==> flow/design.v <==
module divfreq(clk, rst, clk1kHz);
input clk;
input rst;
output clk1kHz;
reg [20:0]count;
reg clk1kHz_q;
assign clk1kHz = (count >= 21'd24) && !clk1kHz_q;
always @(posedge clk)begin
	if (rst) begin
		count <= 0;
		clk1kHz_q <= 0;
	end else if(count < 24)begin
		count <= count + 1'd1;
	end else begin
		clk1kHz_q <= !clk1kHz_q;
		count <= 0;
	end
end
endmodule
module divfreq20(clk, rst, clk20Hz);
input clk;
input rst;
output clk20Hz;
reg [20:0]count20;
reg clk20Hz_q;
assign clk20Hz = (count20 >= 21'd249) && !clk20Hz_q;
always @(posedge clk)begin
	if (rst) begin
		count20 <= 0;
		clk20Hz_q <= 0;
	end else if(count20 < 249)begin
		count20 <= count20 + 1'd1;
	end else begin
		clk20Hz_q <= !clk20Hz_q;
		count20 <= 0;
	end
end
endmodule
module Barrido_filas(clk, rst, clk20Hz, fil);
	input clk;
	input rst;
	input clk20Hz;
	output reg [3:0] fil;
	reg [1:0] contador;
	always @(posedge clk) begin
		if (rst) begin
			contador <= 'b0;
			fil <= 'b0000;
		end else if (clk20Hz) begin
			case(contador)
				'b00: fil <= 'b1000;
				'b01: fil <= 'b0100;
				'b10: fil <= 'b0010;
				'b11: fil <= 'b0001;
			endcase
			contador <= contador + 'b1;
		end
	end
endmodule
module Comparador_col(clk, rst, fil, col, tecla);
	input clk;
	input rst;
	input [3:0]fil;
	input [3:0]col;
	output reg [3:0] tecla;
	reg [3:0] tecla_q;
	always @(*) begin
		tecla = tecla_q;
		if(col == 'b1000)begin  
			case(fil)
				'b1000: tecla = 'd15;
				'b0100: tecla = 'd1;
				'b0010: tecla = 'd4;
				'b0001: tecla = 'd7;
			default: tecla = 'd15;
			endcase
		end if (col == 'b0100)begin  
			case(fil)
				'b1000: tecla = 'd0;
				'b0100: tecla = 'd2;
				'b0010: tecla = 'd5;
				'b0001: tecla = 'd8;
			default: tecla = 'd15;
			endcase
		end if (col == 'b0010)begin  
			case(fil)
				'b1000: tecla = 'd14;
				'b0100: tecla = 'd3;
				'b0010: tecla = 'd6;
				'b0001: tecla = 'd9;
			default: tecla = 'd15;
			endcase
		end if (col == 'b0001)begin  
			case(fil)
				'b1000: tecla = 'd13;
				'b0100: tecla = 'd10;
				'b0010: tecla = 'd11;
				'b0001: tecla = 'd12;
			default: tecla = 'd15;
			endcase
		end
	end
	always @(posedge clk) begin
		if (rst) tecla_q <= 'd15;
		else tecla_q <= tecla;
	end
endmodule
module Conversor(tecla, CSseg);
	input [3:0] tecla;
	output reg [6:0] CSseg;
	parameter segmin = 7'b1111110;  
	parameter segplus = 7'b1101100;  
	parameter segdiv = 7'b1011011;  
	parameter segmult = 7'b1001000;  
	parameter seg0 = 7'b0000001;  
	parameter seg1 = 7'b1001111;  
	parameter seg2 = 7'b0010010;  
	parameter seg3 = 7'b0000110;  
	parameter seg4 = 7'b1001100;  
	parameter seg5 = 7'b0100100;  
	parameter seg6 = 7'b0100000;  
	parameter seg7 = 7'b0001111;  
	parameter seg8 = 7'b0000000;  
	parameter seg9 = 7'b0000100;  
	parameter segA = 7'b0001000;  
	parameter segb = 7'b1100000;  
	parameter segC = 7'b0110001;  
	parameter segd = 7'b1000010;  
	parameter segE = 7'b0110000;  
	parameter segF = 7'b0111000;  
	parameter sego = 7'b1100010;  
	parameter segh = 7'b1101000;  
	parameter segeq = 7'b1110110;  
	parameter nul = 7'b1111111; 
	always @(*)begin
			case(tecla)
				4'b0000: CSseg = seg0;
				4'b0001: CSseg = seg1;
				4'b0010: CSseg = seg2;
				4'b0011: CSseg = seg3;
				4'b0100: CSseg = seg4;
				4'b0101: CSseg = seg5;
				4'b0110: CSseg = seg6;
				4'b0111: CSseg = seg7;
				4'b1000: CSseg = seg8;
				4'b1001: CSseg = seg9;
				4'b1010: CSseg = segplus;
				4'b1011: CSseg = segmin;
				4'b1100: CSseg = segmult;
				4'b1101: CSseg = segdiv;
				4'b1110: CSseg = segeq;
				4'b1111: CSseg = nul;
			endcase
	end
endmodule
module Barrido_displays(clk, rst, btn, btnres, CSseg, clk1kHz, dres, signo_resultado, Sseg, anodos, Ssegnum1, Ssegnum2, operador, signo1);
	input clk;
	input rst;
	input btn;
	input btnres;
	input [6:0] CSseg;
	input clk1kHz;
	input [23:0] dres;
	input [1:0] signo_resultado;
	output reg [6:0] Sseg;
	output reg [7:0] anodos;
	output reg [20:0] Ssegnum1;
	output reg [20:0] Ssegnum2;
	output reg [6:0] operador;
	output reg [6:0] signo1;	
	reg [6:0] Sseg0;
	reg [6:0] Sseg1;
	reg [6:0] Sseg2;
	reg [6:0] Sseg3;
	reg [6:0] Sseg4;
	reg [6:0] Sseg5;
	reg [6:0] Sseg6;
	reg [6:0] Sseg7;
	parameter segmin = 7'b1111110;  
	parameter segplus = 7'b1101100;  
	parameter segdiv = 7'b1011011;  
	parameter segmult = 7'b1001000;  
	parameter seg0 = 7'b0000001;  
	parameter seg1 = 7'b1001111;  
	parameter seg2 = 7'b0010010;  
	parameter seg3 = 7'b0000110;  
	parameter seg4 = 7'b1001100;  
	parameter seg5 = 7'b0100100;  
	parameter seg6 = 7'b0100000;  
	parameter seg7 = 7'b0001111;  
	parameter seg8 = 7'b0000000;  
	parameter seg9 = 7'b0000100;  
	parameter segeq = 7'b1110110;  
	parameter nul = 7'b1111111; 
	reg [2:0]contadorbar;
	reg btnON;
	reg btnresON;
	reg estado;
	reg [2:0]posdisplay;
	always @(posedge clk) begin
	if (rst) begin
		contadorbar = 3'b0;
		Sseg0 = nul;
		Sseg1 = nul;
		Sseg2 = nul;
		Sseg3 = nul;
		Sseg4 = nul;
		Sseg5 = nul;
		Sseg6 = nul;
		Sseg7 = nul;
		btnON = 1'b0;
		btnresON = 'b0;
		estado = 'b0;
		posdisplay = 'b0;
		anodos <= 8'b11111111;
		Sseg <= nul;
		Ssegnum1 <= {nul, nul, nul};
		Ssegnum2 <= {nul, nul, nul};
		signo1 <= nul;
		operador <= nul;
	end else if (clk1kHz) begin
		if (btnres == 'b0 && btnresON == 'b0)begin
			estado = ~estado;
			btnresON = 'b1;
		end
		if (btnres == 'b1) begin
			btnresON = 'b0;
		end
		contadorbar = contadorbar + 1'b1;
		case(contadorbar)
			3'b000: begin anodos <= 8'b11111110; Sseg <= Sseg0; end
			3'b001: begin anodos <= 8'b11111101; Sseg <= Sseg1; end
			3'b010: begin anodos <= 8'b11111011; Sseg <= Sseg2; end
			3'b011: begin anodos <= 8'b11110111; Sseg <= Sseg3; end
			3'b100: begin anodos <= 8'b11101111; Sseg <= Sseg4; end
			3'b101: begin anodos <= 8'b11011111; Sseg <= Sseg5; end
			3'b110: begin anodos <= 8'b10111111; Sseg <= Sseg6; end
			3'b111: begin anodos <= 8'b01111111; Sseg <= Sseg7; end
		endcase
		if (estado == 0)begin
		if (btn == 'b0 && btnON == 'b0)begin
			posdisplay = posdisplay + 'b1;
			btnON = 'b1;
		end
		if (btn == 'b1) begin
			btnON = 'b0;
		end
		case(posdisplay)
			3'b000: Sseg7 = CSseg;
			3'b001: Sseg6 = CSseg;
			3'b010: Sseg5 = CSseg;
			3'b011: Sseg4 = CSseg;
			3'b100: Sseg3 = CSseg;
			3'b101: Sseg2 = CSseg;
			3'b110: Sseg1 = CSseg;
			3'b111: Sseg0 = CSseg;
		endcase 
		Ssegnum1 <= {Sseg6, Sseg5, Sseg4};
		Ssegnum2 <= {Sseg2, Sseg1, Sseg0};
		signo1 <= Sseg7;
		operador <= Sseg3;
		end
		if (estado == 1) begin
			if(signo_resultado == 2)begin
			Sseg0 = 7'b0110001;  
			Sseg1 = seg0;	 
			Sseg2 = 7'b0110001;	 
			Sseg3 = 7'b0110001;	 
			Sseg4 = 7'b0110000;	 
			Sseg5 = nul;
			Sseg6 = nul;
			Sseg7 = nul;
			end else begin
			case(dres[3:0])
				4'b0000: Sseg0 = seg0;
				4'b0001: Sseg0 = seg1;
				4'b0010: Sseg0 = seg2;
				4'b0011: Sseg0 = seg3;
				4'b0100: Sseg0 = seg4;
				4'b0101: Sseg0 = seg5;
				4'b0110: Sseg0 = seg6;
				4'b0111: Sseg0 = seg7;
				4'b1000: Sseg0 = seg8;
				4'b1001: Sseg0 = seg9;
				default: Sseg0 = nul;
			endcase
			case(dres[7:4])
				4'b0000: Sseg1 = seg0;
				4'b0001: Sseg1 = seg1;
				4'b0010: Sseg1 = seg2;
				4'b0011: Sseg1 = seg3;
				4'b0100: Sseg1 = seg4;
				4'b0101: Sseg1 = seg5;
				4'b0110: Sseg1 = seg6;
				4'b0111: Sseg1 = seg7;
				4'b1000: Sseg1 = seg8;
				4'b1001: Sseg1 = seg9;
				default: Sseg1 = nul;
			endcase
			case(dres[11:8])
				4'b0000: Sseg2 = seg0;
				4'b0001: Sseg2 = seg1;
				4'b0010: Sseg2 = seg2;
				4'b0011: Sseg2 = seg3;
				4'b0100: Sseg2 = seg4;
				4'b0101: Sseg2 = seg5;
				4'b0110: Sseg2 = seg6;
				4'b0111: Sseg2 = seg7;
				4'b1000: Sseg2 = seg8;
				4'b1001: Sseg2 = seg9;
				default: Sseg2 = nul;
			endcase
			case(dres[15:12])
				4'b0000: Sseg3 = seg0;
				4'b0001: Sseg3 = seg1;
				4'b0010: Sseg3 = seg2;
				4'b0011: Sseg3 = seg3;
				4'b0100: Sseg3 = seg4;
				4'b0101: Sseg3 = seg5;
				4'b0110: Sseg3 = seg6;
				4'b0111: Sseg3 = seg7;
				4'b1000: Sseg3 = seg8;
				4'b1001: Sseg3 = seg9;
				default: Sseg3 = nul;
			endcase
			case(dres[19:16])
				4'b0000: Sseg4 = seg0;
				4'b0001: Sseg4 = seg1;
				4'b0010: Sseg4 = seg2;
				4'b0011: Sseg4 = seg3;
				4'b0100: Sseg4 = seg4;
				4'b0101: Sseg4 = seg5;
				4'b0110: Sseg4 = seg6;
				4'b0111: Sseg4 = seg7;
				4'b1000: Sseg4 = seg8;
				4'b1001: Sseg4 = seg9;
				default: Sseg4 = nul;
			endcase
			case(dres[23:20])
				4'b0000: Sseg5 = seg0;
				4'b0001: Sseg5 = seg1;
				4'b0010: Sseg5 = seg2;
				4'b0011: Sseg5 = seg3;
				4'b0100: Sseg5 = seg4;
				4'b0101: Sseg5 = seg5;
				4'b0110: Sseg5 = seg6;
				4'b0111: Sseg5 = seg7;
				4'b1000: Sseg5 = seg8;
				4'b1001: Sseg5 = seg9;
				default: Sseg5 = nul;
			endcase
			if(signo_resultado == 0) begin
				Sseg6 = nul;
				Sseg7 = nul;
			end else begin 
				Sseg6 = segmin;
				Sseg7 = nul;
			end
			end		
		end
	end
	end
endmodule
module Ssegtobin (clk, rst, Ssegnum1, Ssegnum2, signo1, operador, num1, num2, sig1, oper);
	input clk;
	input rst;
	input [20:0] Ssegnum1;
	input [20:0] Ssegnum2;
	input [6:0] signo1;
	input [6:0] operador;
	output reg [9:0] num1;
	output reg [9:0] num2;
	output reg sig1;
	output reg [1:0] oper;
	reg [3:0] digit11;
	reg [3:0] digit12;
	reg [3:0] digit13;
	reg [3:0] digit21;
	reg [3:0] digit22;
	reg [3:0] digit23;
	parameter [6:0] segmin = 7'b1111110;  
	parameter [6:0] segplus = 7'b1101100;  
	parameter [6:0] segdiv = 7'b1011011;  
	parameter [6:0] segmult = 7'b1001000;  
	parameter [6:0] seg0 = 7'b0000001;  
	parameter [6:0] seg1 = 7'b1001111;  
	parameter [6:0] seg2 = 7'b0010010;  
	parameter [6:0] seg3 = 7'b0000110;  
	parameter [6:0] seg4 = 7'b1001100;  
	parameter [6:0] seg5 = 7'b0100100;  
	parameter [6:0] seg6 = 7'b0100000;  
	parameter [6:0] seg7 = 7'b0001111;  
	parameter [6:0] seg8 = 7'b0000000;  
	parameter [6:0] seg9 = 7'b0000100;  
	parameter [6:0] nul = 7'b1111111; 
	reg [3:0] digit11_q;
	reg [3:0] digit12_q;
	reg [3:0] digit13_q;
	reg [3:0] digit21_q;
	reg [3:0] digit22_q;
	reg [3:0] digit23_q;
	reg [1:0] oper_q;
	always @(posedge clk) begin
		if (rst) begin
			digit11_q <= 'b0;
			digit12_q <= 'b0;
			digit13_q <= 'b0;
			digit21_q <= 'b0;
			digit22_q <= 'b0;
			digit23_q <= 'b0;
			oper_q <= 'b0;
		end else begin
			digit11_q <= digit11;
			digit12_q <= digit12;
			digit13_q <= digit13;
			digit21_q <= digit21;
			digit22_q <= digit22;
			digit23_q <= digit23;
			oper_q <= oper;
		end
	end
	always @(*)begin
		digit11 = digit11_q;
		digit12 = digit12_q;
		digit13 = digit13_q;
		digit21 = digit21_q;
		digit22 = digit22_q;
		digit23 = digit23_q;
		oper = oper_q;
		case(Ssegnum1[6:0])
			seg0: digit13 = 'd0;
			seg1: digit13 = 'd1;
			seg2: digit13 = 'd2;
			seg3: digit13 = 'd3;
			seg4: digit13 = 'd4;
			seg5: digit13 = 'd5;
			seg6: digit13 = 'd6;
			seg7: digit13 = 'd7;
			seg8: digit13 = 'd8;
			seg9: digit13 = 'd9;
			default: ;
		endcase
		case(Ssegnum1[13:7])
			seg0: digit12 = 'd0;
			seg1: digit12 = 'd1;
			seg2: digit12 = 'd2;
			seg3: digit12 = 'd3;
			seg4: digit12 = 'd4;
			seg5: digit12 = 'd5;
			seg6: digit12 = 'd6;
			seg7: digit12 = 'd7;
			seg8: digit12 = 'd8;
			seg9: digit12 = 'd9;
			default: ;
		endcase
		case(Ssegnum1[20:14])
			seg0: digit11 = 'd0;
			seg1: digit11 = 'd1;
			seg2: digit11 = 'd2;
			seg3: digit11 = 'd3;
			seg4: digit11 = 'd4;
			seg5: digit11 = 'd5;
			seg6: digit11 = 'd6;
			seg7: digit11 = 'd7;
			seg8: digit11 = 'd8;
			seg9: digit11 = 'd9;
			default: ;
		endcase
		case(Ssegnum2[6:0])
			seg0: digit23 = 'd0;
			seg1: digit23 = 'd1;
			seg2: digit23 = 'd2;
			seg3: digit23 = 'd3;
			seg4: digit23 = 'd4;
			seg5: digit23 = 'd5;
			seg6: digit23 = 'd6;
			seg7: digit23 = 'd7;
			seg8: digit23 = 'd8;
			seg9: digit23 = 'd9;
			default: ;
		endcase
		case(Ssegnum2[13:7])
			seg0: digit22 = 'd0;
			seg1: digit22 = 'd1;
			seg2: digit22 = 'd2;
			seg3: digit22 = 'd3;
			seg4: digit22 = 'd4;
			seg5: digit22 = 'd5;
			seg6: digit22 = 'd6;
			seg7: digit22 = 'd7;
			seg8: digit22 = 'd8;
			seg9: digit22 = 'd9;
			default: ;
		endcase
		case(Ssegnum2[20:14])
			seg0: digit21 = 'd0;
			seg1: digit21 = 'd1;
			seg2: digit21 = 'd2;
			seg3: digit21 = 'd3;
			seg4: digit21 = 'd4;
			seg5: digit21 = 'd5;
			seg6: digit21 = 'd6;
			seg7: digit21 = 'd7;
			seg8: digit21 = 'd8;
			seg9: digit21 = 'd9;
			default: ;
		endcase
		case(operador)
			segplus: oper = 'd0;
			segmin:  oper = 'd1;
			segmult: oper = 'd2;
			segdiv:  oper = 'd3;
			default: ;
		endcase
		sig1 = (signo1 == nul) ? 'd0:'d1;
		num1 = (digit11 * 'd100) + (digit12 * 'd10) + digit13;
		num2 = (digit21 * 'd100) + (digit22 * 'd10) + digit23;
	end
endmodule
module Operacion (num1, num2, sig1, oper, resultado, signo_resultado);
	input [9:0]num1;
	input [9:0]num2;
	input sig1;
	input [1:0]oper;
	output reg [19:0] resultado;
	output reg [1:0] signo_resultado;
	always @(*)begin
		resultado = 'd0;
		signo_resultado = 'd0;
		case(oper)
			'd0: begin	if (sig1 == 0) begin  
						resultado = num1 + num2;
						signo_resultado = 'd0;
					end else begin
						if (num1 > num2)begin
							resultado = num1 - num2;
							signo_resultado = 'd1;
						end else begin
							resultado = num2 - num1;
							signo_resultado = 'd0;
						end
					end
				end
			'd1: begin	if (sig1 == 1) begin  
						resultado = num1 + num2;
						signo_resultado = 'd1;
					end else begin
						if (num2 > num1)begin
							resultado = num2 - num1;
							signo_resultado = 'd1;
						end else begin
							resultado = num1 - num2;
							signo_resultado = 'd0;
						end
					end
				end
			'd2: begin resultado = num1*num2;
							if (sig1 == 0) begin  
								signo_resultado = 'd0;
							end else signo_resultado = 'd1;
			end
			'd3: begin if(num2 != 0 && num1 % num2 == 0) begin  
								resultado = num1/num2;
								if (sig1 == 0) begin  
									signo_resultado = 'd0;
								end else signo_resultado = 'd1;	
							end else signo_resultado = 'd2;
			end
		endcase
	end
endmodule
module Digitos_result (resultado, dres);
	input [19:0] resultado;
	output reg [23:0] dres;
	integer i;
	reg [43:0] sh;
	always @(*)begin
		sh = {24'd0, resultado};
		for (i = 0; i < 20; i = i + 1) begin
			if (sh[23:20] >= 5) sh[23:20] = sh[23:20] + 4'd3;
			if (sh[27:24] >= 5) sh[27:24] = sh[27:24] + 4'd3;
			if (sh[31:28] >= 5) sh[31:28] = sh[31:28] + 4'd3;
			if (sh[35:32] >= 5) sh[35:32] = sh[35:32] + 4'd3;
			if (sh[39:36] >= 5) sh[39:36] = sh[39:36] + 4'd3;
			if (sh[43:40] >= 5) sh[43:40] = sh[43:40] + 4'd3;
			sh = sh << 1;
		end
		dres = sh[43:20];
	end
endmodule
module Calculator2_0(clk, rst, col, btn, btnres, fil, Sseg, anodos);
	input clk;
	input rst;
	input [3:0] col;
	input btn;
	input btnres;
	output [3:0] fil;
	output [6:0] Sseg;
	output [7:0] anodos;
	wire clk1kHz;
	wire clk20Hz;
	wire [3:0]tecla;
	wire [20:0] Ssegnum1;
	wire [20:0] Ssegnum2;
	wire [6:0] signo1;
	wire [6:0] operador;
	wire [9:0] num1;
	wire [9:0] num2;
	wire sig1;
	wire [1:0] oper;
	wire [19:0] resultado;
	wire [1:0] signo_resultado;
	wire [23:0] dres;
	wire [6:0] CSseg;
	divfreq div(clk, rst, clk1kHz);
	divfreq20 div20(clk, rst, clk20Hz);
	Barrido_filas barfil(clk, rst, clk20Hz, fil);
	Comparador_col comp(clk, rst, fil, col, tecla);
	Conversor print(tecla, CSseg);
	Barrido_displays bardisp(clk, rst, btn, btnres, CSseg, clk1kHz, dres, signo_resultado, Sseg, anodos, Ssegnum1, Ssegnum2, operador, signo1);
	Ssegtobin convsegtobin(clk, rst, Ssegnum1, Ssegnum2, signo1, operador, num1, num2, sig1, oper);
	Operacion op(num1, num2, sig1, oper, resultado, signo_resultado);
	Digitos_result digres(resultado, dres);
endmodule
Memo
Re: synthesis data of Calculator2_0

[Step by step through the tools: Calculator2_0]
Tool output for the design above before and after an edit, in the order of the flow.
Lines under "original" count in the file above, lines under "edited" in the edited file.
"difference": "edited" minus "original" as printed here. "rel. change": 100 x difference / "original".
Library cell names are shortened.
The mark - stands for no value.
Set-up
  top module: Calculator2_0
  clock: clk
  library: sky130hd
  corner: tt_025C_1v80

[Edit of the RTL]
The edit as a unified diff against the file above.
This change comes from a script, not from a designer. The edited design behaves differently; no optimisation was intended.
begin of diff
@@ -589,8 +589,8 @@
 	end
 endmodule
-module Calculator2_0(clk, rst, col, btn, btnres, fil, Sseg, anodos);
+module Calculator2_0(clk, rst, col_pin, btn, btnres, fil, Sseg, anodos);
 	input clk;
 	input rst;
-	input [3:0] col;
+	input [3:0] col_pin;
 	input btn;
 	input btnres;
@@ -598,4 +598,6 @@
 	output [6:0] Sseg;
 	output [7:0] anodos;
+	reg [3:0] col;
+	always @(posedge clk) col <= col_pin;
 	wire clk1kHz;
 	wire clk20Hz;
end of diff

[Elaborated design]
Yosys after proc, flatten, opt, wreduce and memory -nomap, before mapping. Memory bits, and registers merged into a memory's read port (data or address), are not among the register bits. Print and check cells are not counted.
Memory sizes are those after Yosys's memory passes, which may raise the word count (mostly to a power of two), join words into wider ones and drop unused or constant bits.
Operators by class
  $add $sub $neg: original 111, edited 111, difference 0, rel. change 0.00%
  multipliers: original 5, edited 5, difference 0, rel. change 0.00%
  div/mod/pow operators: original 2, edited 2, difference 0, rel. change 0.00%
  magnitude comparators: original 105, edited 105, difference 0, rel. change 0.00%
  equal/unequal tests: original 88, edited 88, difference 0, rel. change 0.00%
  muxes and demuxes: original 166, edited 166, difference 0, rel. change 0.00%
  bitwise operators: original 8, edited 8, difference 0, rel. change 0.00%
  reduce/logical cells: original 35, edited 35, difference 0, rel. change 0.00%
Operators by type and width
  >= comparator 4 x 3 -> 1 bit with constant B: original 93, edited 93, difference 0, rel. change 0.00%
  2-to-1 mux 4 bit: original 86, edited 86, difference 0, rel. change 0.00%
  adder 4 x 2 -> 4 bit with constant B: original 80, edited 80, difference 0, rel. change 0.00%
  2-to-1 mux 3 bit: original 21, edited 21, difference 0, rel. change 0.00%
  equality test 7 bit with constant B: original 17, edited 17, difference 0, rel. change 0.00%
  2-to-1 mux 7 bit: original 15, edited 15, difference 0, rel. change 0.00%
  adder 3 x 2 -> 3 bit with constant B: original 13, edited 13, difference 0, rel. change 0.00%
  equality test 7 x 3 -> 1 bit with constant B: original 12, edited 12, difference 0, rel. change 0.00%
  equality test 7 x 6 -> 1 bit with constant B: original 12, edited 12, difference 0, rel. change 0.00%
  2-to-1 mux 1 bit: original 12, edited 12, difference 0, rel. change 0.00%
  equality test 3 bit with constant B: original 8, edited 8, difference 0, rel. change 0.00%
  inverter 1 bit: original 8, edited 8, difference 0, rel. change 0.00%
  parallel mux 7 bit (select 2 bit): original 8, edited 8, difference 0, rel. change 0.00%
  OR reduction 7 bit: original 8, edited 8, difference 0, rel. change 0.00%
  equality test 7 x 1 -> 1 bit with constant B: original 6, edited 6, difference 0, rel. change 0.00%
  equality test 7 x 4 -> 1 bit with constant B: original 6, edited 6, difference 0, rel. change 0.00%
  equality test 7 x 5 -> 1 bit with constant B: original 6, edited 6, difference 0, rel. change 0.00%
  zero test 7 bit: original 6, edited 6, difference 0, rel. change 0.00%
  parallel mux 4 bit (select 10 bit): original 6, edited 6, difference 0, rel. change 0.00%
  equality test 2 bit with constant B: original 5, edited 5, difference 0, rel. change 0.00%
  logical AND 1 bit: original 5, edited 5, difference 0, rel. change 0.00%
  2-to-1 mux 20 bit: original 5, edited 5, difference 0, rel. change 0.00%
  equality test 3 x 2 -> 1 bit with constant B: original 4, edited 4, difference 0, rel. change 0.00%
  adder 1 x 2 -> 3 bit with constant A and B: original 3, edited 3, difference 0, rel. change 0.00%
  adder 1 x 2 -> 3 bit with constant B: original 3, edited 3, difference 0, rel. change 0.00%
  >= comparator 1 x 3 -> 1 bit with constant A and B: original 3, edited 3, difference 0, rel. change 0.00%
  >= comparator 1 x 3 -> 1 bit with constant B: original 3, edited 3, difference 0, rel. change 0.00%
  zero test 2 bit: original 3, edited 3, difference 0, rel. change 0.00%
Not every row of either side is listed.
Word-level totals
  flip-flop bits (word level): original 216, edited 220, difference +4, rel. change +1.85%
  memory bits (read-only): original 784, edited 784, difference 0, rel. change 0.00%
  memories kept: original 7, edited 7, difference 0, rel. change 0.00%
  bits of input ports: original 8, edited 8, difference 0, rel. change 0.00%
  output and inout port bits: original 19, edited 19, difference 0, rel. change 0.00%
  elaborated cells: original 560, edited 561, difference +1, rel. change +0.18%
Memory list
  shape (words x width / read and write ports): original 16 x 7 bit 1R0W; 16 x 7 bit 1R0W; 16 x 7 bit 1R0W; 16 x 7 bit 1R0W; 16 x 7 bit 1R0W; 16 x 7 bit 1R0W; [+1], edited 16 x 7 bit 1R0W; 16 x 7 bit 1R0W; 16 x 7 bit 1R0W; 16 x 7 bit 1R0W; 16 x 7 bit 1R0W; 16 x 7 bit 1R0W; [+1]
The mark [+n] counts cells that are not listed.

[Depth]
Depth = most cells in a row (Yosys ltp): at word level without a register or memory, in the mapped netlist without a sequential cell, where the memories' decode and read muxes count.
Logic depth
  depth after elaboration: original 48, edited 48, difference 0, rel. change 0.00%
  ABC_AREA: original 0, edited 0
  gate-level depth with buffers: original 578, edited 567, difference -11, rel. change -1.90%
  gate-level depth less buffers: original 541, edited 523, difference -18, rel. change -3.33%

[Netlist]
Yosys stat after the flow's synthesis: flattened, memories mapped to cells. It holds for the ABC_AREA given above (unset counts as 0); a run with the other value may have another netlist.
Cell types
  nor2_1: original 706, edited 854, difference +148, rel. change +20.96%
  nand2_1: original 838, edited 721, difference -117, rel. change -13.96%
  o31ai_1: original 232, edited 156, difference -76, rel. change -32.76%
  a211o_1: original 23, edited 85, difference +62, rel. change +269.57%
  o21ai_1: original 55, edited 114, difference +59, rel. change +107.27%
  nand2b_1: original 64, edited 114, difference +50, rel. change +78.12%
  a21oi_1: original 498, edited 541, difference +43, rel. change +8.63%
  nor3_1: original 433, edited 391, difference -42, rel. change -9.70%
  clkbuf_1: original 169, edited 205, difference +36, rel. change +21.30%
  a21o_1: original 78, edited 114, difference +36, rel. change +46.15%
  buf_6: original 33, edited 1, difference -32, rel. change -96.97%
  a21o_2: original 28, edited 0, difference -28, rel. change -100.00%
  a22oi_1: original 45, edited 71, difference +26, rel. change +57.78%
  nand4_1: original 97, edited 72, difference -25, rel. change -25.77%
  and2_2: original 25, edited 0, difference -25, rel. change -100.00%
  mux2i_1: original 105, edited 129, difference +24, rel. change +22.86%
  and2_1: original 60, edited 83, difference +23, rel. change +38.33%
  and3_2: original 22, edited 0, difference -22, rel. change -100.00%
Not every row of either side is listed.
Mapped netlist
  cell count: original 7700, edited 7665, difference -35, rel. change -0.45%
  synthesis area (um^2): original 57043.5, edited 55582.1, difference -1461.4, rel. change -2.56%
  sequential part of the area (um^2): original 5765.5, edited 5845.6, difference +80.1, rel. change +1.39%
  flip-flops: original 288, edited 292, difference +4, rel. change +1.39%
  buffers: original 261, edited 242, difference -19, rel. change -7.28%
By module: a second synthesis without flattening, with its own total; a netlist apart from the flattened one above.
Second synthesis, totals
  cell total of the unflattened synthesis: original 7736, edited 7684, difference -52, rel. change -0.67%
  area (unflattened synthesis) (um^2): original 57497.6, edited 56983.4, difference -514.2, rel. change -0.89%
Rows give one instance, submodules left out.
Modules, original
  Operacion: times used 1, cells 4559, area 32224.7 um^2, seq. area 0.0 um^2
  Digitos_result: times used 1, cells 1332, area 9123.8 um^2, seq. area 0.0 um^2
  Barrido_displays: times used 1, cells 902, area 7773.7 um^2, seq. area 2722.6 um^2
  Ssegtobin: times used 1, cells 695, area 5864.4 um^2, seq. area 1601.5 um^2
  divfreq20: times used 1, cells 61, area 718.2 um^2, seq. area 440.4 um^2
  divfreq: times used 1, cells 48, area 638.1 um^2, seq. area 440.4 um^2
  Comparador_col: times used 1, cells 86, area 634.4 um^2, seq. area 80.1 um^2
  Barrido_filas: times used 1, cells 25, area 270.3 um^2, seq. area 120.1 um^2
  Conversor: times used 1, cells 28, area 250.2 um^2, seq. area 0.0 um^2
  Calculator2_0: times used 1, cells 0, area 0.0 um^2, seq. area 0.0 um^2
Modules, edited
  Operacion: times used 1, cells 4503, area 31630.3 um^2, seq. area 0.0 um^2
  Digitos_result: times used 1, cells 1332, area 9123.8 um^2, seq. area 0.0 um^2
  Barrido_displays: times used 1, cells 902, area 7773.7 um^2, seq. area 2722.6 um^2
  Ssegtobin: times used 1, cells 695, area 5864.4 um^2, seq. area 1601.5 um^2
  divfreq20: times used 1, cells 61, area 718.2 um^2, seq. area 440.4 um^2
  divfreq: times used 1, cells 48, area 638.1 um^2, seq. area 440.4 um^2
  Comparador_col: times used 1, cells 86, area 634.4 um^2, seq. area 80.1 um^2
  Barrido_filas: times used 1, cells 25, area 270.3 um^2, seq. area 120.1 um^2
  Conversor: times used 1, cells 28, area 250.2 um^2, seq. area 0.0 um^2
  Calculator2_0: times used 1, cells 4, area 80.1 um^2, seq. area 80.1 um^2

[Path before layout]
Source: OpenSTA report_checks on the synthesized netlist (no wires, ideal clock, input and output delay 20% of the period each), path of least setup slack; recovery checks are left aside. Register names are those of the netlist, which keeps one name where synthesis merged equal registers.
Path after synthesis
  path type: original flip-flop to flip-flop, edited flip-flop to flip-flop
  start: original reg bardisp.Ssegnum2[12], edited reg bardisp.Ssegnum2[8]
  end: original reg bardisp.Sseg3[2], edited reg bardisp.Sseg5[1]
  clock period (ps): original 110000, edited 110000, difference 0, rel. change 0.00%
  library setup time (ps): original 74, edited 124, difference +50
  launch time at the first pin (ps): original 0, edited 0, difference 0
  arrival (ps): original 104593, edited 105529, difference +936, rel. change +0.89%
  data required time (ps): original 109926, edited 109876, difference -50, rel. change -0.05%
  setup slack (ps): original 5333, edited 4348, difference -985
  path delay (ps): original 104667, edited 105653, difference +986, rel. change +0.94%
  driving pins on the path: original 547, edited 532, difference -15, rel. change -2.74%
  buffers on the path: original 40, edited 45, difference +5, rel. change +12.50%
  synthesis period reached (ps): original 104667, edited 105652, difference +985, rel. change +0.94%
"path delay" = arrival - input delay + setup time.
"driving pins on the path": output pins that drive a net of the path, with the launching flip-flop's if there is one; two outputs of one cell count as two.
"synthesis period reached" is the clock period less the worst setup slack; recovery checks do not enter. This is arithmetic on one report: input and output delays are still those of the set period (20% each).
The rows between start and end are the longest chain of elaborated cells between them; the timing report does not say that the signal goes this way. Where chains are equally long, one stands for them.
A line is the first line of the expression or statement that the cell stems from. Yosys adds cells for indexed reads and writes and turns some case tables into memories.
A memory read counts as a cell of the chain, while the word-level depth stops at memories.
At most two assigning lines are given for a register; there are more.
On the way, after synthesis, original
  cells stage by stage: dfxtp_1 > or3_1 > nor2_1 > nand3_1 > o21ai_0 > or3_1 > nor2b_1 > clkbuf_1 > mux2i_1 > ha_1 > fa_1 > fa_1 > clkbuf_1 > inv_1 > ha_1 > o21ai_0 > o2bb2ai_1 > mux2_2 > (+511 left out) > o31a_1 > o21ai_0 > and2_1 > ha_1 > or4_1 > a311oi_2 > or2_1 > clkbuf_4 > ha_1 > inv_1 > a21oi_1 > o21ai_0 > o21ai_1 > inv_1 > ha_1 > o221a_1 > o21a_1 > a31oi_1
  length of the longest elaborated chain: 51
  elaborated cells on any way between the ends: 233
  those cells by class: add/sub (69); mul (2); div (2); compare (66); eq/ne (10); mux (79); reduce/logical (4); memory (1)
RTL lines, path after synthesis, original
  start, declared: RTL line 168  | output reg [20:0] Ssegnum2;
  start, assigned: RTL line 218  | Ssegnum2 <= {nul, nul, nul};
  start, assigned: RTL line 259  | Ssegnum2 <= {Sseg2, Sseg1, Sseg0};
  equality test 7 x 3 -> 1 bit: RTL line 482  | case(Ssegnum2[13:7])
  parallel mux 4 bit (select 10 bit): RTL line 482
  multiplier 4 x 3 -> 7 bit: RTL line 517  | num2 = (digit21 * 'd100) + (digit22 * 'd10) + digit23;
  adder 10 bit: RTL line 517
  adder 10 x 4 -> 10 bit: RTL line 517
  modulo 10 x 10 -> 32 bit: RTL line 562  | 'd3: begin if(num2 != 0 && num1 % num2 == 0) begin
  zero test 32 bit: RTL line 562
  (+37 left out)
  adder 4 x 2 -> 4 bit: RTL line 581  | if (sh[27:24] >= 5) sh[27:24] = sh[27:24] + 4'd3;
  2-to-1 mux 4 bit: RTL line 581
  adder 4 x 2 -> 4 bit: RTL line 582  | if (sh[31:28] >= 5) sh[31:28] = sh[31:28] + 4'd3;
  2-to-1 mux 4 bit: RTL line 582
  memory (16 x 7 bit): RTL line 313  | case(dres[15:12])
  2-to-1 mux 7 bit: RTL line 264  | if(signo_resultado == 2)begin
  2-to-1 mux 7 bit: RTL line 263  | if (estado == 1) begin
  end, assigned: RTL line 253  | 3'b100: Sseg3 = CSseg;
  end, assigned: RTL line 314  | 4'b0000: Sseg3 = seg0;
  end, declared: RTL line 174  | reg [6:0] Sseg3;
On the way, after synthesis, edited
  cells stage by stage: dfxtp_1 > nor2b_1 > a31oi_1 > nand3_1 > nor3_1 > mux2_2 > ha_1 > ha_1 > fa_1 > xor2_1 > ha_1 > ha_1 > buf_2 > o21ai_0 > o211a_1 > nor3_4 > o21ai_1 > nor2_1 > (+496 left out) > o21ai_0 > a21oi_1 > o21ai_0 > ha_1 > inv_1 > nor2_1 > a21o_1 > inv_1 > ha_1 > o21ai_0 > nand2_1 > mux2_2 > inv_1 > ha_1 > a22oi_1 > a41oi_1 > nor4_1 > nor3_1
  length of the longest elaborated chain: 51
  elaborated cells on any way between the ends: 293
  those cells by class: add/sub (89); mul (2); div (2); compare (86); eq/ne (10); mux (99); reduce/logical (4); memory (1)
RTL lines, path after synthesis, edited
  start, declared: RTL line 168  | output reg [20:0] Ssegnum2;
  start, assigned: RTL line 218  | Ssegnum2 <= {nul, nul, nul};
  start, assigned: RTL line 259  | Ssegnum2 <= {Sseg2, Sseg1, Sseg0};
  equality test 7 x 3 -> 1 bit: RTL line 482  | case(Ssegnum2[13:7])
  parallel mux 4 bit (select 10 bit): RTL line 482
  multiplier 4 x 3 -> 7 bit: RTL line 517  | num2 = (digit21 * 'd100) + (digit22 * 'd10) + digit23;
  adder 10 bit: RTL line 517
  adder 10 x 4 -> 10 bit: RTL line 517
  modulo 10 x 10 -> 32 bit: RTL line 562  | 'd3: begin if(num2 != 0 && num1 % num2 == 0) begin
  zero test 32 bit: RTL line 562
  (+37 left out)
  adder 4 x 2 -> 4 bit: RTL line 583  | if (sh[35:32] >= 5) sh[35:32] = sh[35:32] + 4'd3;
  2-to-1 mux 4 bit: RTL line 583
  adder 4 x 2 -> 4 bit: RTL line 584  | if (sh[39:36] >= 5) sh[39:36] = sh[39:36] + 4'd3;
  2-to-1 mux 4 bit: RTL line 584
  memory (16 x 7 bit): RTL line 339  | case(dres[23:20])
  2-to-1 mux 7 bit: RTL line 264  | if(signo_resultado == 2)begin
  2-to-1 mux 7 bit: RTL line 263  | if (estado == 1) begin
  end, assigned: RTL line 251  | 3'b010: Sseg5 = CSseg;
  end, assigned: RTL line 270  | Sseg5 = nul;
  end, declared: RTL line 176  | reg [6:0] Sseg5;

[Path in the finished layout]
From the final timing report of the runs of pair A: the path of least setup slack in the routed layout; clock arrival at registers is part of the times.
The report prints the path's times to 10 ps; the period is as set.
Path post-layout
  path type: original flip-flop to flip-flop, edited flip-flop to flip-flop
  start: original reg bardisp.Ssegnum2[20], edited reg bardisp.Ssegnum2[9]
  end: original reg bardisp.Sseg3[2], edited reg bardisp.Sseg5[1]
  clock period (ps): original 105000, edited 105000, difference 0, rel. change 0.00%
  library setup time (ps): original 70, edited 120, difference +50
  launch time at the first pin (ps): original 570, edited 510, difference -60, rel. change -10.53%
  arrival (ps): original 99480, edited 98980, difference -500, rel. change -0.50%
  data required time (ps): original 105500, edited 105400, difference -100, rel. change -0.09%
  setup slack (ps): original 6010, edited 6420, difference +410
  driving pins on the path: original 532, edited 507, difference -25, rel. change -4.70%
  buffers on the path: original 22, edited 18, difference -4, rel. change -18.18%
The rows between start and end are the longest chain of elaborated cells between them; the timing report does not say that the signal goes this way. Where chains are equally long, one stands for them.
A memory read counts as a cell of the chain, while the word-level depth stops at memories.
At most two assigning lines are given for a register; there are more.
On the way, post-layout, original
  cells stage by stage: dfxtp_1 > nor3_4 > nand2_1 > or3_1 > o211ai_1 > buf_4 > nor2b_4 > buf_4 > mux2_2 > ha_1 > ha_1 > inv_1 > fa_1 > inv_1 > ha_1 > ha_4 > o21a_1 > o21ai_0 > (+496 left out) > o221ai_4 > o31a_1 > o21ai_0 > and2_1 > ha_1 > or4_1 > a311oi_2 > or2_4 > ha_1 > inv_1 > a21oi_1 > o21ai_0 > o21ai_2 > inv_1 > ha_1 > o221a_1 > o21a_1 > a31oi_1
  length of the longest elaborated chain: 51
  elaborated cells on any way between the ends: 233
  those cells by class: add/sub (69); mul (2); div (2); compare (66); eq/ne (10); mux (79); reduce/logical (4); memory (1)
RTL lines, path post-layout, original
  start, declared: RTL line 168  | output reg [20:0] Ssegnum2;
  start, assigned: RTL line 218  | Ssegnum2 <= {nul, nul, nul};
  start, assigned: RTL line 259  | Ssegnum2 <= {Sseg2, Sseg1, Sseg0};
  equality test 7 x 3 -> 1 bit: RTL line 495  | case(Ssegnum2[20:14])
  parallel mux 4 bit (select 10 bit): RTL line 495
  multiplier 4 x 5 -> 8 bit: RTL line 517  | num2 = (digit21 * 'd100) + (digit22 * 'd10) + digit23;
  adder 10 bit: RTL line 517
  adder 10 x 4 -> 10 bit: RTL line 517
  modulo 10 x 10 -> 32 bit: RTL line 562  | 'd3: begin if(num2 != 0 && num1 % num2 == 0) begin
  zero test 32 bit: RTL line 562
  (+37 left out)
  adder 4 x 2 -> 4 bit: RTL line 581  | if (sh[27:24] >= 5) sh[27:24] = sh[27:24] + 4'd3;
  2-to-1 mux 4 bit: RTL line 581
  adder 4 x 2 -> 4 bit: RTL line 582  | if (sh[31:28] >= 5) sh[31:28] = sh[31:28] + 4'd3;
  2-to-1 mux 4 bit: RTL line 582
  memory (16 x 7 bit): RTL line 313  | case(dres[15:12])
  2-to-1 mux 7 bit: RTL line 264  | if(signo_resultado == 2)begin
  2-to-1 mux 7 bit: RTL line 263  | if (estado == 1) begin
  end, assigned: RTL line 253  | 3'b100: Sseg3 = CSseg;
  end, assigned: RTL line 314  | 4'b0000: Sseg3 = seg0;
  end, declared: RTL line 174  | reg [6:0] Sseg3;
On the way, post-layout, edited
  cells stage by stage: dfxtp_1 > nand4_1 > nor4_4 > a31oi_1 > nand3_1 > nor3_1 > buf_4 > mux2_2 > ha_1 > ha_1 > fa_1 > xor2_1 > ha_1 > ha_4 > o21ai_0 > nor4b_2 > nor3_4 > buf_8 > (+471 left out) > o21ai_1 > ha_2 > inv_1 > nor2_2 > a21o_1 > inv_1 > ha_1 > inv_1 > a21oi_1 > o21bai_2 > nand2_1 > mux2_2 > inv_1 > ha_1 > a22oi_1 > a41oi_1 > nor4_1 > nor3_1
  length of the longest elaborated chain: 51
  elaborated cells on any way between the ends: 293
  those cells by class: add/sub (89); mul (2); div (2); compare (86); eq/ne (10); mux (99); reduce/logical (4); memory (1)
RTL lines, path post-layout, edited
  start, declared: RTL line 168  | output reg [20:0] Ssegnum2;
  start, assigned: RTL line 218  | Ssegnum2 <= {nul, nul, nul};
  start, assigned: RTL line 259  | Ssegnum2 <= {Sseg2, Sseg1, Sseg0};
  equality test 7 x 3 -> 1 bit: RTL line 482  | case(Ssegnum2[13:7])
  parallel mux 4 bit (select 10 bit): RTL line 482
  multiplier 4 x 3 -> 7 bit: RTL line 517  | num2 = (digit21 * 'd100) + (digit22 * 'd10) + digit23;
  adder 10 bit: RTL line 517
  adder 10 x 4 -> 10 bit: RTL line 517
  modulo 10 x 10 -> 32 bit: RTL line 562  | 'd3: begin if(num2 != 0 && num1 % num2 == 0) begin
  zero test 32 bit: RTL line 562
  (+37 left out)
  adder 4 x 2 -> 4 bit: RTL line 583  | if (sh[35:32] >= 5) sh[35:32] = sh[35:32] + 4'd3;
  2-to-1 mux 4 bit: RTL line 583
  adder 4 x 2 -> 4 bit: RTL line 584  | if (sh[39:36] >= 5) sh[39:36] = sh[39:36] + 4'd3;
  2-to-1 mux 4 bit: RTL line 584
  memory (16 x 7 bit): RTL line 339  | case(dres[23:20])
  2-to-1 mux 7 bit: RTL line 264  | if(signo_resultado == 2)begin
  2-to-1 mux 7 bit: RTL line 263  | if (estado == 1) begin
  end, assigned: RTL line 251  | 3'b010: Sseg5 = CSseg;
  end, assigned: RTL line 270  | Sseg5 = nul;
  end, declared: RTL line 176  | reg [6:0] Sseg5;

[Measured runs]
Runs of the flow (Yosys, OpenROAD) on both versions; the two runs of a pair have the same settings. The constraints put input and output delay at 20% of the set period each and load the outputs with 0.01 pF.
Flow settings, pair A
  CORE_UTILIZATION: 40
  period_ns: 105.0
  CAP_MARGIN: 20
  CORE_MARGIN: 2
  SLEW_MARGIN: 20
Results, pair A
  mapped cell area after synthesis (um^2): original 57043.5, edited 55582.1, difference -1461.4, rel. change -2.56%
  die footprint (um^2): original 145645.0, edited 141952.0, difference -3693.0, rel. change -2.54%
  standard-cell area after routing (um^2): original 62725.2, edited 61684.2, difference -1041.0, rel. change -1.66%
  setup slack of the critical path (ps): original 6013, edited 6423, difference +410
  total negative slack on setup checks (ps): original 0, edited 0, difference 0
Flow settings, pair B
  CAP_MARGIN: 25
  CELL_PAD_IN_SITES_DETAIL_PLACEMENT: 1
  CORE_ASPECT_RATIO: 0.62
  CORE_UTILIZATION: 28
  CTS_CLUSTER_DIAMETER: 308
  CTS_CLUSTER_SIZE: 29
  GPL_TIMING_DRIVEN: 0
  PLACE_DENSITY_LB_ADDON: 0.02
  SETUP_SLACK_MARGIN: -2.0
  SLEW_MARGIN: 40
  period_ns: 151.0
  CORE_MARGIN: 2
Results, pair B
  mapped cell area after synthesis (um^2): original 57043.5, edited 55582.1, difference -1461.4, rel. change -2.56%
  die footprint (um^2): original 207456.0, edited 202191.0, difference -5265.0, rel. change -2.54%
  standard-cell area after routing (um^2): original 62103.3, edited 60698.2, difference -1405.1, rel. change -2.26%
  setup slack of the critical path (ps): original 22322, edited 18754, difference -3568
  total negative slack on setup checks (ps): original 0, edited 0, difference 0
